==> flow/design.v <==
module huff_encoder (
	clk,
	reset,
	io_in,
	io_out
);
	input wire clk;
	input wire reset;
	input wire [11:0] io_in;
	output reg [11:0] io_out;
	reg [23:0] data_in;
	reg [8:0] freq_in;
	reg [1:0] count;
	reg [3:0] odd_idx;
	reg [3:0] even_idx;
	wire [56:0] initial_node;
	reg [2:0] state;
	reg [19:0] huff_tree [0:5];
	reg [56:0] in_huff_tree;
	reg [2:0] in_pad;
	wire [2:0] out_pad;
	wire [75:0] out_huff_tree;
	wire [18:0] merged_node;
	reg [8:0] encoded_value;
	reg [8:0] encoded_mask;
	reg done;
	reg [14:0] character;
	reg [2:0] encoded_value_h [0:5];
	reg [2:0] a;
	reg [2:0] b;
	reg [2:0] c;
	reg [2:0] encoded_value_l;
	reg [2:0] encoded_value_r;
	reg is_n_odd;
	freq_calc freq_calc_ins(
		.data_in(data_in),
		.freq_in(freq_in),
		.node(initial_node)
	);
	node_sorter node_sorter_ins(
		.clk(clk),
		.input_node(in_huff_tree[0+:57]),
		.input_pad(in_pad),
		.output_node(out_huff_tree[19+:57]),
		.output_pad(out_pad)
	);
	assign out_huff_tree[0+:19] = 19'b0;
	merge_nodes merge_nodes_ins(
		.min_node(out_huff_tree[57+:19]),
		.second_min_node(out_huff_tree[38+:19]),
		.merged_node(merged_node)
	);
	always @(posedge clk) begin : huffman_enc
		if (reset) begin
			state <= 3'b001;
			a <= 3'd0;
			b <= 3'b000;
			c <= 3'b000;
			done = 'b0;
			in_pad <= 3'b000;
			begin : sv2v_autoblock_1
				reg signed [31:0] i;
				for (i = 0; i < 3; i = i + 1)
					begin
						encoded_value[(2 - i) * 3+:3] = 'b0;
						encoded_mask[(2 - i) * 3+:3] = 'b0;
						in_huff_tree[((2 - i) * 19) + 18-:5] <= 'b0;
						in_huff_tree[((2 - i) * 19) + 13-:3] <= 'b0;
						in_huff_tree[((2 - i) * 19) + 10] <= 'b0;
						in_huff_tree[((2 - i) * 19) + 9-:5] <= 'b0;
						in_huff_tree[((2 - i) * 19) + 4-:5] <= 'b0;
						character[(2 - i) * 5+:5] = 'b0;
					end
			end
			begin : sv2v_autoblock_2
				reg signed [31:0] i;
				for (i = 0; i < 6; i = i + 1)
					begin
						encoded_value_h[i] = 'b0;
						huff_tree[i][19-:5] = 'b0;
						huff_tree[i][14] = 1'b0;
						huff_tree[i][3-:2] = 'b0;
						huff_tree[i][13-:5] = 'b0;
						huff_tree[i][8-:5] = 'b0;
						huff_tree[i][1-:2] = 'b0;
					end
			end
			encoded_value_l = 'b0;
			encoded_value_r = 'b0;
		end
		else
			case (state)
				3'b001: begin
					done = 'b0;
					io_out <= 'b0;
					a <= 'b0;
					b <= 'b0;
					if (io_in[11] == 1'b1) begin
						if (c < 3) begin
							data_in[(2 - c) * 8+:8] <= io_in[7:0];
							freq_in[(2 - c) * 3+:3] <= io_in[10:8];
						end
						c <= c + 1'b1;
					end
					state <= (c == 3 ? 3'b010 : 3'b001);
				end
				3'b010: begin
					count = 3;
					begin : sv2v_autoblock_3
						reg signed [31:0] i;
						for (i = 0; i < 3; i = i + 1)
							in_huff_tree[(2 - i) * 19+:19] <= initial_node[(2 - i) * 19+:19];
					end
					in_pad <= 3'b000;
					state <= 3'b011;
				end
				3'b011: state <= 3'b100;
				3'b100: begin
					in_huff_tree[38+:19] <= merged_node;
					in_huff_tree[0+:38] <= out_huff_tree[0+:38];
					in_pad <= {out_pad[2] | out_pad[1], out_pad[0], 1'b1};
					count = count - 1'b1;
					even_idx = count << 1'b1;
					odd_idx = even_idx + 1'b1;
					huff_tree[even_idx][19-:5] = out_huff_tree[75-:5];
					huff_tree[odd_idx][19-:5] = out_huff_tree[56-:5];
					huff_tree[even_idx][14] = out_huff_tree[67];
					huff_tree[odd_idx][14] = out_huff_tree[48];
					huff_tree[even_idx][13-:5] = out_huff_tree[66-:5];
					huff_tree[odd_idx][13-:5] = out_huff_tree[47-:5];
					huff_tree[even_idx][8-:5] = out_huff_tree[61-:5];
					huff_tree[odd_idx][8-:5] = out_huff_tree[42-:5];
					huff_tree[1][19-:5] = out_huff_tree[75-:5];
					huff_tree[1][14] = out_huff_tree[67];
					huff_tree[1][13-:5] = out_huff_tree[66-:5];
					huff_tree[1][8-:5] = out_huff_tree[61-:5];
					if (!(count[0] | count[1]))
						state <= 3'b101;
					else
						state <= 3'b011;
				end
				3'b101: begin
					begin : sv2v_autoblock_4
						reg signed [31:0] l;
						for (l = 5; l > 1; l = l - 1)
							begin : sv2v_autoblock_5
								reg signed [31:0] n;
								for (n = 1; n < 6; n = n + 1)
									if ((huff_tree[n][14] == 'b0) && ((huff_tree[n][13-:5] == huff_tree[l][19-:5]) || (huff_tree[n][8-:5] == huff_tree[l][19-:5])))
										huff_tree[l][3-:2] = n;
							end
					end
					begin : sv2v_autoblock_6
						reg signed [31:0] n;
						for (n = 2; n < 6; n = n + 1)
							huff_tree[n][1-:2] = huff_tree[huff_tree[n][3-:2]][1-:2] + 1'b1;
					end
					state <= 3'b110;
				end
				3'b110: begin
					begin : sv2v_autoblock_7
						reg signed [31:0] n;
						for (n = 2; n < 6; n = n + 1)
							begin
								encoded_value_l = encoded_value_h[huff_tree[n][3-:2]] << 1'b1;
								encoded_value_r = (encoded_value_h[huff_tree[n][3-:2]] << 1'b1) | 1'b1;
								is_n_odd = n[0];
								if (huff_tree[n][3-:2] != 1'b1)
									encoded_value_h[n] = (is_n_odd ? encoded_value_r : encoded_value_l);
								else if (huff_tree[n][3-:2] == 1'b1)
									encoded_value_h[n][0] = (is_n_odd ? 1'b1 : 1'b0);
							end
					end
					begin : sv2v_autoblock_8
						integer i;
						for (i = 0; i <= 2; i = i + 1)
							begin : sv2v_autoblock_9
								reg signed [31:0] n;
								for (n = 1; n < 6; n = n + 1)
									if ((huff_tree[n][19-:5] == data_in[((2 - i) * 8) + 3-:4]) && (huff_tree[n][14] == 'b1)) begin
										encoded_mask[(2 - i) * 3+:3] = (1'b1 << huff_tree[n][1-:2]) - 1'b1;
										encoded_value[(2 - i) * 3+:3] = encoded_value_h[n];
										character[(2 - i) * 5+:5] = huff_tree[n][19-:5];
									end
							end
					end
					state <= 3'b111;
				end
				3'b111: begin
					c <= 'b0;
					done = 1'b1;
					io_out[8:0] <= (b[0] == 1'b0 ? {done, 3'b011, (a > 2 ? 5'b00000 : character[(2 - a) * 5+:5])} : {done, 2'b00, encoded_mask[(2 - a) * 3+:3], encoded_value[(2 - a) * 3+:3]});
					b <= b + 1'b1;
					a <= (b[0] == 1'b1 ? a + 1 : a);
					state <= (a > 2 ? 3'b001 : 3'b111);
				end
				default: state <= 3'b001;
			endcase
	end
endmodule
module freq_calc (
	data_in,
	freq_in,
	node
);
	input wire [23:0] data_in;
	input wire [8:0] freq_in;
	output reg [56:0] node;
	always @(*) begin : sv2v_autoblock_1
		reg signed [31:0] i;
		for (i = 0; i < 3; i = i + 1)
			begin
				node[((2 - i) * 19) + 18-:5] = data_in[(2 - i) * 8+:8];
				node[((2 - i) * 19) + 13-:3] = freq_in[(2 - i) * 3+:3];
				node[((2 - i) * 19) + 9-:5] = 'b0;
				node[((2 - i) * 19) + 4-:5] = 'b0;
				node[((2 - i) * 19) + 10] = 1'b1;
			end
	end
endmodule
module node_sorter (
	clk,
	input_node,
	input_pad,
	output_node,
	output_pad
);
	input wire clk;
	input wire [56:0] input_node;
	input wire [2:0] input_pad;
	output reg [56:0] output_node;
	output reg [2:0] output_pad;
	reg [18:0] temp_node;
	reg [56:0] sort_tmp;
	reg [2:0] pad_tmp;
	always @(posedge clk) begin
		begin : sv2v_autoblock_1
			reg signed [31:0] i;
			for (i = 0; i < 3; i = i + 1)
				sort_tmp = input_node;
		end
		pad_tmp = input_pad;
		begin : sv2v_autoblock_2
			reg signed [31:0] j;
			for (j = 0; j < 2; j = j + 1)
				begin : sv2v_autoblock_3
					reg signed [31:0] k;
					for (k = 0; k < 2; k = k + 1)
						if (!(pad_tmp[2 - k] | pad_tmp[2 - (k + 1)]) && (((sort_tmp[((2 - k) * 19) + 13-:3] == sort_tmp[((2 - (k + 1)) * 19) + 13-:3]) && (sort_tmp[((2 - k) * 19) + 18-:5] > sort_tmp[((2 - (k + 1)) * 19) + 18-:5])) || (sort_tmp[((2 - k) * 19) + 13-:3] > sort_tmp[((2 - (k + 1)) * 19) + 13-:3]))) begin
							temp_node = sort_tmp[(2 - k) * 19+:19];
							sort_tmp[(2 - k) * 19+:19] = sort_tmp[(2 - (k + 1)) * 19+:19];
							sort_tmp[(2 - (k + 1)) * 19+:19] = temp_node;
							pad_tmp[2 - k] = 1'b0;
							pad_tmp[2 - (k + 1)] = 1'b0;
						end
				end
		end
		output_node <= sort_tmp;
		output_pad <= pad_tmp;
	end
endmodule
module merge_nodes (
	min_node,
	second_min_node,
	merged_node
);
	input wire [18:0] min_node;
	input wire [18:0] second_min_node;
	output wire [18:0] merged_node;
	assign merged_node[18-:5] = min_node[18-:5] + second_min_node[18-:5];
	assign merged_node[13-:3] = min_node[13-:3] + second_min_node[13-:3];
	assign merged_node[9-:5] = min_node[18-:5];
	assign merged_node[4-:5] = second_min_node[18-:5];
	assign merged_node[10] = 1'b0;
endmodule
`default_nettype none
module my_chip (
    input logic [11:0] io_in,  
    output logic [11:0] io_out,  
    input logic clock,
    input logic reset  
);
    huff_encoder DUT(.clk(clock), .reset(reset), .io_in(io_in), .io_out(io_out));  
endmodule
## From RTL to reports: my_chip

Tool output for the design above, in the order of the flow.
Lines are those of the file above, counted from 1.
Operators carry their Yosys type and port widths (W data, S select, Z words).
The mark - stands for no value.

| design | value |
|---|---|
| design top | my_chip |
| clock port | clock |
| library | sky130hd |
| corner | tt_025C_1v80 |

## After elaboration

Source: Yosys, flattened and elaborated. Widths are those after wreduce. Registers that Yosys merges into a memory's read port (data or address) are not register bits. Print and check cells do not count.

| bit counts | value |
|---|---|
| bits in registers | 306 |
| output and inout port bits | 12 |
| word-level cells | 500 |
| bits of input ports | 14 |

| operators by class | value |
|---|---|
| multiply operators | 3 |
| bitwise gates (word level) | 18 |
| equality and inequality tests | 107 |
| reduce/logical cells | 102 |
| add/sub/neg operators | 19 |
| $lt $le $gt $ge | 10 |
| shifts and indexed selects | 11 |
| mux-type cells | 164 |

Operators by type and width:

| operator | number |
|---|---|
| $eq A5 B5 Y1 | 40 |
| $mux W5 | 34 |
| $mux W19 | 8 |
| $mul A32 B2 Y32 const B | 2 |
| $mul A32 B3 Y32 const B | 1 |
| $mux W3 | 31 |
| $mux W2 | 43 |
| $eq A5 B4 Y1 | 15 |
| $pmux W5 S2 | 7 |
| $neg A32 Y33 | 2 |
| $shiftx A9 B32 Y3 | 2 |
| $logic_and A1 B1 Y1 | 43 |
| $pmux W3 S2 | 7 |
| $eq A2 B2 Y1 const B | 17 |
| $shift A3 B33 Y9 | 1 |
| $shift A3 B33 Y9 const A | 1 |
| $shift A8 B33 Y24 | 1 |
| $shift A8 B33 Y24 const A | 1 |
| $shiftx A15 B32 Y5 | 1 |
| $pmux W2 S4 | 4 |
| $eq A2 B1 Y1 const B | 13 |
| $logic_or A1 B1 Y1 | 24 |
| $and A24 B24 Y24 | 1 |
| $or A24 B24 Y24 | 1 |
| $not A24 Y24 | 1 |
| $pmux W2 S3 | 4 |
| $reduce_and A2 Y1 | 11 |
| $pmux W3 S7 | 1 |

Not listed: further kinds 34, cells in them 117.

## Longest topological paths

Longest topological path by Yosys (ltp), each cell counted once; first at word level (registers and memories cut), then after technology mapping (sequential cells cut; the memories' decode and read muxes count).

| logic depth | value |
|---|---|
| word-level depth | 23 |
| ABC_AREA | 1 |
| depth in mapped cells | 43 |
| gate-level depth less buffers | 37 |

## Netlist

Source: synth_stat.txt of the flow (Yosys; design flattened, memories mapped). It holds for the ABC_AREA given above (unset counts as 0); a run with the other value may have another netlist.
Totals and module areas in this step are rounded.

| synthesis totals | value |
|---|---|
| sequential part of the area | 6270 µm² |
| cell area after synthesis | 19100 µm² |
| mapped flip-flops | 296 |
| buffers | 181 |
| standard cells after synthesis | 2775 |

Cells by type:

| cell | number | total area (µm²) |
|---|---|---|
| sky130_fd_sc_hd__dfxtp_1 | 262 | 5245.03 |
| sky130_fd_sc_hd__nand2_1 | 617 | 2.32E+03 |
| sky130_fd_sc_hd__o21ai_0 | 347 | 1.74E+03 |
| sky130_fd_sc_hd__edfxtp_1 | 34 | 1.02E+03 |
| sky130_fd_sc_hd__inv_1 | 263 | 987.197 |
| sky130_fd_sc_hd__a21oi_1 | 176 | 880.845 |
| sky130_fd_sc_hd__ha_1 | 67 | 838.304 |
| sky130_fd_sc_hd__nor2_1 | 194 | 728.198 |
| sky130_fd_sc_hd__xor2_1 | 68 | 595.571 |
| sky130_fd_sc_hd__nand3_1 | 110 | 550.528 |
| sky130_fd_sc_hd__xnor2_1 | 52 | 455.437 |
| sky130_fd_sc_hd__clkbuf_1 | 104 | 390.374 |
| sky130_fd_sc_hd__o22ai_1 | 56 | 350.336 |
| sky130_fd_sc_hd__a211oi_1 | 35 | 262.752 |
| sky130_fd_sc_hd__o211ai_1 | 28 | 210.202 |
| sky130_fd_sc_hd__o221ai_1 | 23 | 201.443 |
| sky130_fd_sc_hd__buf_2 | 39 | 195.187 |
| sky130_fd_sc_hd__nor3_1 | 37 | 185.178 |

Not listed: further types 43, cells in them 263.

## Path before layout

OpenSTA on the mapped netlist: ideal clock, no wires. The path of least setup slack (recovery checks aside). Input and output delay are each 20% of the period. Register names are those of the netlist, which keeps one name where synthesis merged equal registers.

| path after synthesis | value |
|---|---|
| path kind | register to register |
| from | register DUT.in_huff_tree[37] |
| to | register DUT.node_sorter_ins.output_node[30] |
| path buffers | 6 |
| data required time | 11.926 ns |
| period | 12.0 ns |
| delay of the path | 5.972 ns |
| data arrival time | 5.898 ns |
| time at the first pin | 0.000 ns |
| slack | 6.028 ns |
| stages on the path | 44 |
| setup time | 0.074 ns |
| synthesis period reached | 5.972 ns |

"delay of the path" is the arrival time less input delay plus setup time.
"stages on the path" counts driving pins, that of a launching flip-flop among them; a cell with two outputs on the path counts twice.
"synthesis period reached" is the clock period less the worst setup slack; recovery checks do not enter. This is arithmetic on one report: input and output delays are still those of the set period (20% each).
The rows between start and end are the longest chain of elaborated cells between them; the timing report does not say that the signal goes this way. Where chains are equally long, one stands for them.
A line is the first line of the expression or statement that the cell stems from. Yosys adds cells for indexed reads and writes and turns some case tables into memories.
A register here has more assigning lines than the two given.

| between the ends, after synthesis | value |
|---|---|
| path through | sky130_fd_sc_hd__dfxtp_1 sky130_fd_sc_hd__inv_1 sky130_fd_sc_hd__ha_1 sky130_fd_sc_hd__a21oi_1 sky130_fd_sc_hd__o221ai_1 sky130_fd_sc_hd__o21ai_0 sky130_fd_sc_hd__nand4_1 sky130_fd_sc_hd__nand2_2 sky130_fd_sc_hd__inv_2 sky130_fd_sc_hd__buf_2 sky130_fd_sc_hd__nand2_1 sky130_fd_sc_hd__o21ai_0 sky130_fd_sc_hd__ha_1 sky130_fd_sc_hd__nand4_1 sky130_fd_sc_hd__o221ai_1 sky130_fd_sc_hd__o21ai_0 sky130_fd_sc_hd__nand4_1 sky130_fd_sc_hd__nand2_1 [8 not listed] sky130_fd_sc_hd__nand4_1 sky130_fd_sc_hd__nand3_1 sky130_fd_sc_hd__clkbuf_1 sky130_fd_sc_hd__inv_1 sky130_fd_sc_hd__clkbuf_1 sky130_fd_sc_hd__nand2_1 sky130_fd_sc_hd__o21ai_0 sky130_fd_sc_hd__ha_1 sky130_fd_sc_hd__nand4_1 sky130_fd_sc_hd__o221ai_1 sky130_fd_sc_hd__o21ai_0 sky130_fd_sc_hd__nand2_1 sky130_fd_sc_hd__nand3_1 sky130_fd_sc_hd__inv_1 sky130_fd_sc_hd__clkbuf_1 sky130_fd_sc_hd__clkbuf_1 sky130_fd_sc_hd__nand2_1 sky130_fd_sc_hd__o21ai_0 |
| length of the longest elaborated chain | 20 |
| elaborated cells on any way between the ends | 39 |
| RTL lines with such cells | 1 |
| classes of those cells | compare: 7; eq/ne: 3; mux: 11; logic: 3; reduce/logical: 15 |

Ends and longest elaborated chain, after synthesis:

| element | RTL line | text |
|---|---|---|
| start: declaration | 19 | `reg [56:0] in_huff_tree;` |
| start: assignment | 112 | `in_huff_tree[(2 - i) * 19+:19] <= initial_node[(2 - i) * 19+:19];` |
| start: assignment | 120 | `in_huff_tree[0+:38] <= out_huff_tree[0+:38];` |
| $gt A5 B5 Y1 | 249 | `if (!(pad_tmp[2 - k] \| pad_tmp[2 - (k + 1)]) && (((sort_tmp[((2 - k) * 19) + 13-:3] == sort_tmp[((2 - (k + 1)) ...` |
| $logic_and A1 B1 Y1 | 249 |  |
| $logic_or A1 B1 Y1 | 249 |  |
| $logic_and A1 B1 Y1 | 249 |  |
| $mux W19 | 249 |  |
| $gt A5 B5 Y1 | 249 |  |
| $logic_and A1 B1 Y1 | 249 |  |
| [6 not listed] | - |  |
| $logic_and A1 B1 Y1 | 249 |  |
| $mux W19 | 249 |  |
| $gt A5 B5 Y1 | 249 |  |
| $logic_and A1 B1 Y1 | 249 |  |
| $logic_or A1 B1 Y1 | 249 |  |
| $logic_and A1 B1 Y1 | 249 |  |
| $mux W19 | 249 |  |
| end: assignment | 258 | `output_node <= sort_tmp;` |
| end: declaration | 231 | `output reg [56:0] output_node;` |

## Timing after layout

Path of least setup slack in the final report of entry A (OpenROAD, finished layout, wires in). Where an end is a register, its clock arrival counts in the times.

| path after layout | value |
|---|---|
| path kind | register to register |
| from | register DUT.in_huff_tree[34] |
| to | register DUT.node_sorter_ins.output_node[26] |
| period | 12.0 ns |
| stages on the path | 39 |
| data required time | 12.48 ns |
| data arrival time | 10.32 ns |
| setup time | 0.14 ns |
| slack | 2.16 ns |
| time at the first pin | 0.62 ns |
| path buffers | 5 |

The rows between start and end are the longest chain of elaborated cells between them; the timing report does not say that the signal goes this way. Where chains are equally long, one stands for them.
A register here has more assigning lines than the two given.

| between the ends, after layout | value |
|---|---|
| path through | sky130_fd_sc_hd__dfxtp_1 sky130_fd_sc_hd__inv_1 sky130_fd_sc_hd__ha_1 sky130_fd_sc_hd__a21oi_1 sky130_fd_sc_hd__o221ai_1 sky130_fd_sc_hd__o21ai_0 sky130_fd_sc_hd__nand4_1 sky130_fd_sc_hd__nand2_2 sky130_fd_sc_hd__buf_6 sky130_fd_sc_hd__inv_2 sky130_fd_sc_hd__nand2_1 sky130_fd_sc_hd__o21ai_0 sky130_fd_sc_hd__ha_1 sky130_fd_sc_hd__nand4_1 sky130_fd_sc_hd__o221ai_1 sky130_fd_sc_hd__o21ai_0 sky130_fd_sc_hd__nand4_1 sky130_fd_sc_hd__nand2_1 [3 not listed] sky130_fd_sc_hd__a21oi_1 sky130_fd_sc_hd__o221ai_1 sky130_fd_sc_hd__o21ai_0 sky130_fd_sc_hd__nand4_1 sky130_fd_sc_hd__nand3_2 sky130_fd_sc_hd__clkinvlp_4 sky130_fd_sc_hd__o21ai_1 sky130_fd_sc_hd__ha_1 sky130_fd_sc_hd__nand4_1 sky130_fd_sc_hd__o221ai_1 sky130_fd_sc_hd__o21ai_0 sky130_fd_sc_hd__nand2_1 sky130_fd_sc_hd__nand3_1 sky130_fd_sc_hd__buf_6 sky130_fd_sc_hd__clkinvlp_4 sky130_fd_sc_hd__buf_4 sky130_fd_sc_hd__buf_4 sky130_fd_sc_hd__o21ai_0 |
| length of the longest elaborated chain | 20 |
| elaborated cells on any way between the ends | 39 |
| RTL lines with such cells | 1 |
| classes of those cells | compare: 7; eq/ne: 3; mux: 11; logic: 3; reduce/logical: 15 |

Ends and longest elaborated chain, after layout:

| element | RTL line | text |
|---|---|---|
| start: declaration | 19 | `reg [56:0] in_huff_tree;` |
| start: assignment | 112 | `in_huff_tree[(2 - i) * 19+:19] <= initial_node[(2 - i) * 19+:19];` |
| start: assignment | 120 | `in_huff_tree[0+:38] <= out_huff_tree[0+:38];` |
| $gt A5 B5 Y1 | 249 | `if (!(pad_tmp[2 - k] \| pad_tmp[2 - (k + 1)]) && (((sort_tmp[((2 - k) * 19) + 13-:3] == sort_tmp[((2 - (k + 1)) ...` |
| $logic_and A1 B1 Y1 | 249 |  |
| $logic_or A1 B1 Y1 | 249 |  |
| $logic_and A1 B1 Y1 | 249 |  |
| $mux W19 | 249 |  |
| $gt A5 B5 Y1 | 249 |  |
| $logic_and A1 B1 Y1 | 249 |  |
| [6 not listed] | - |  |
| $logic_and A1 B1 Y1 | 249 |  |
| $mux W19 | 249 |  |
| $gt A5 B5 Y1 | 249 |  |
| $logic_and A1 B1 Y1 | 249 |  |
| $logic_or A1 B1 Y1 | 249 |  |
| $logic_and A1 B1 Y1 | 249 |  |
| $mux W19 | 249 |  |
| end: assignment | 258 | `output_node <= sort_tmp;` |
| end: declaration | 231 | `output reg [56:0] output_node;` |

FLOW RESULTS
============

Settings and measured results of 3 stored flow runs for module my_chip (sky130hd), not sorted in any way. The constraints put input and output delay at 20% of the set period each and load the outputs with 0.01 pF.
"period achieved" = clock period - worst setup slack. The figure is calculated, with input and output delays left at 20% of the set period.
"critical path time": the worst setup path's part of the clock period (all of it between registers, 20% less for each end at a port) less its slack. A launch clock that arrives late makes it longer, a capture clock that arrives late makes it shorter.
"power": no workload was simulated; the value follows from the tool's default switching activity.
The measured numbers are rounded.
Among the settings, -- means not set for that run.

| name | entry A | entry B | entry C |
|---|---|---|---|
| ABC_AREA | 1 | 1 | -- |
| CAP_MARGIN | 40 | 40 | 10 |
| CELL_PAD_IN_SITES_DETAIL_PLACEMENT | 2 | 0 | -- |
| CORE_MARGIN | 6 | 10 | 2 |
| PLACE_DENSITY_LB_ADDON | 0.29 | -- | -- |
| SETUP_SLACK_MARGIN | 2.36 | 2.36 | -- |
| SLEW_MARGIN | 0 | 10 | 35 |
| TNS_END_PERCENT | 75 | 75 | -- |
| period_ns | 12.0 | 12.0 | 12.0 |
| CORE_UTILIZATION | 40 | 41 | 40 |
| CORE_ASPECT_RATIO | -- | 0.81 | -- |
| GPL_ROUTABILITY_DRIVEN | -- | 0 | 0 |
| MIN_ROUTING_LAYER | -- | met1 | -- |
| CTS_CLUSTER_DIAMETER | -- | -- | 230 |
| GPL_TIMING_DRIVEN | -- | -- | 0 |
| setup slack of the worst path (ns) | 2.16 | 3.98 | 2.33 |
| standard-cell area after layout (µm²) | 20900 | 20900 | 21200 |
| synthesized cell area (µm²) | 19100 | 19100 | 19100 |
| critical path time (ns) | 9.84 | 8.02 | 9.67 |
| critical path kind | register to register | register to register | register to register |
| overall die area (µm²) | 53200 | 55700 | 49500 |
| period achieved (ns) | 9.841 | 8.025 | 9.671 |
| utilization in the final report (%) | 44.7 | 45.1 | 44.8 |
| post-route setup TNS (ns) | 0.000 | 0.000 | 0.000 |
| power (mW) | 3.89 | 3.31 | 3.00 |
| worst-case hold slack (ns) | 0.398 | 0.383 | 0.409 |
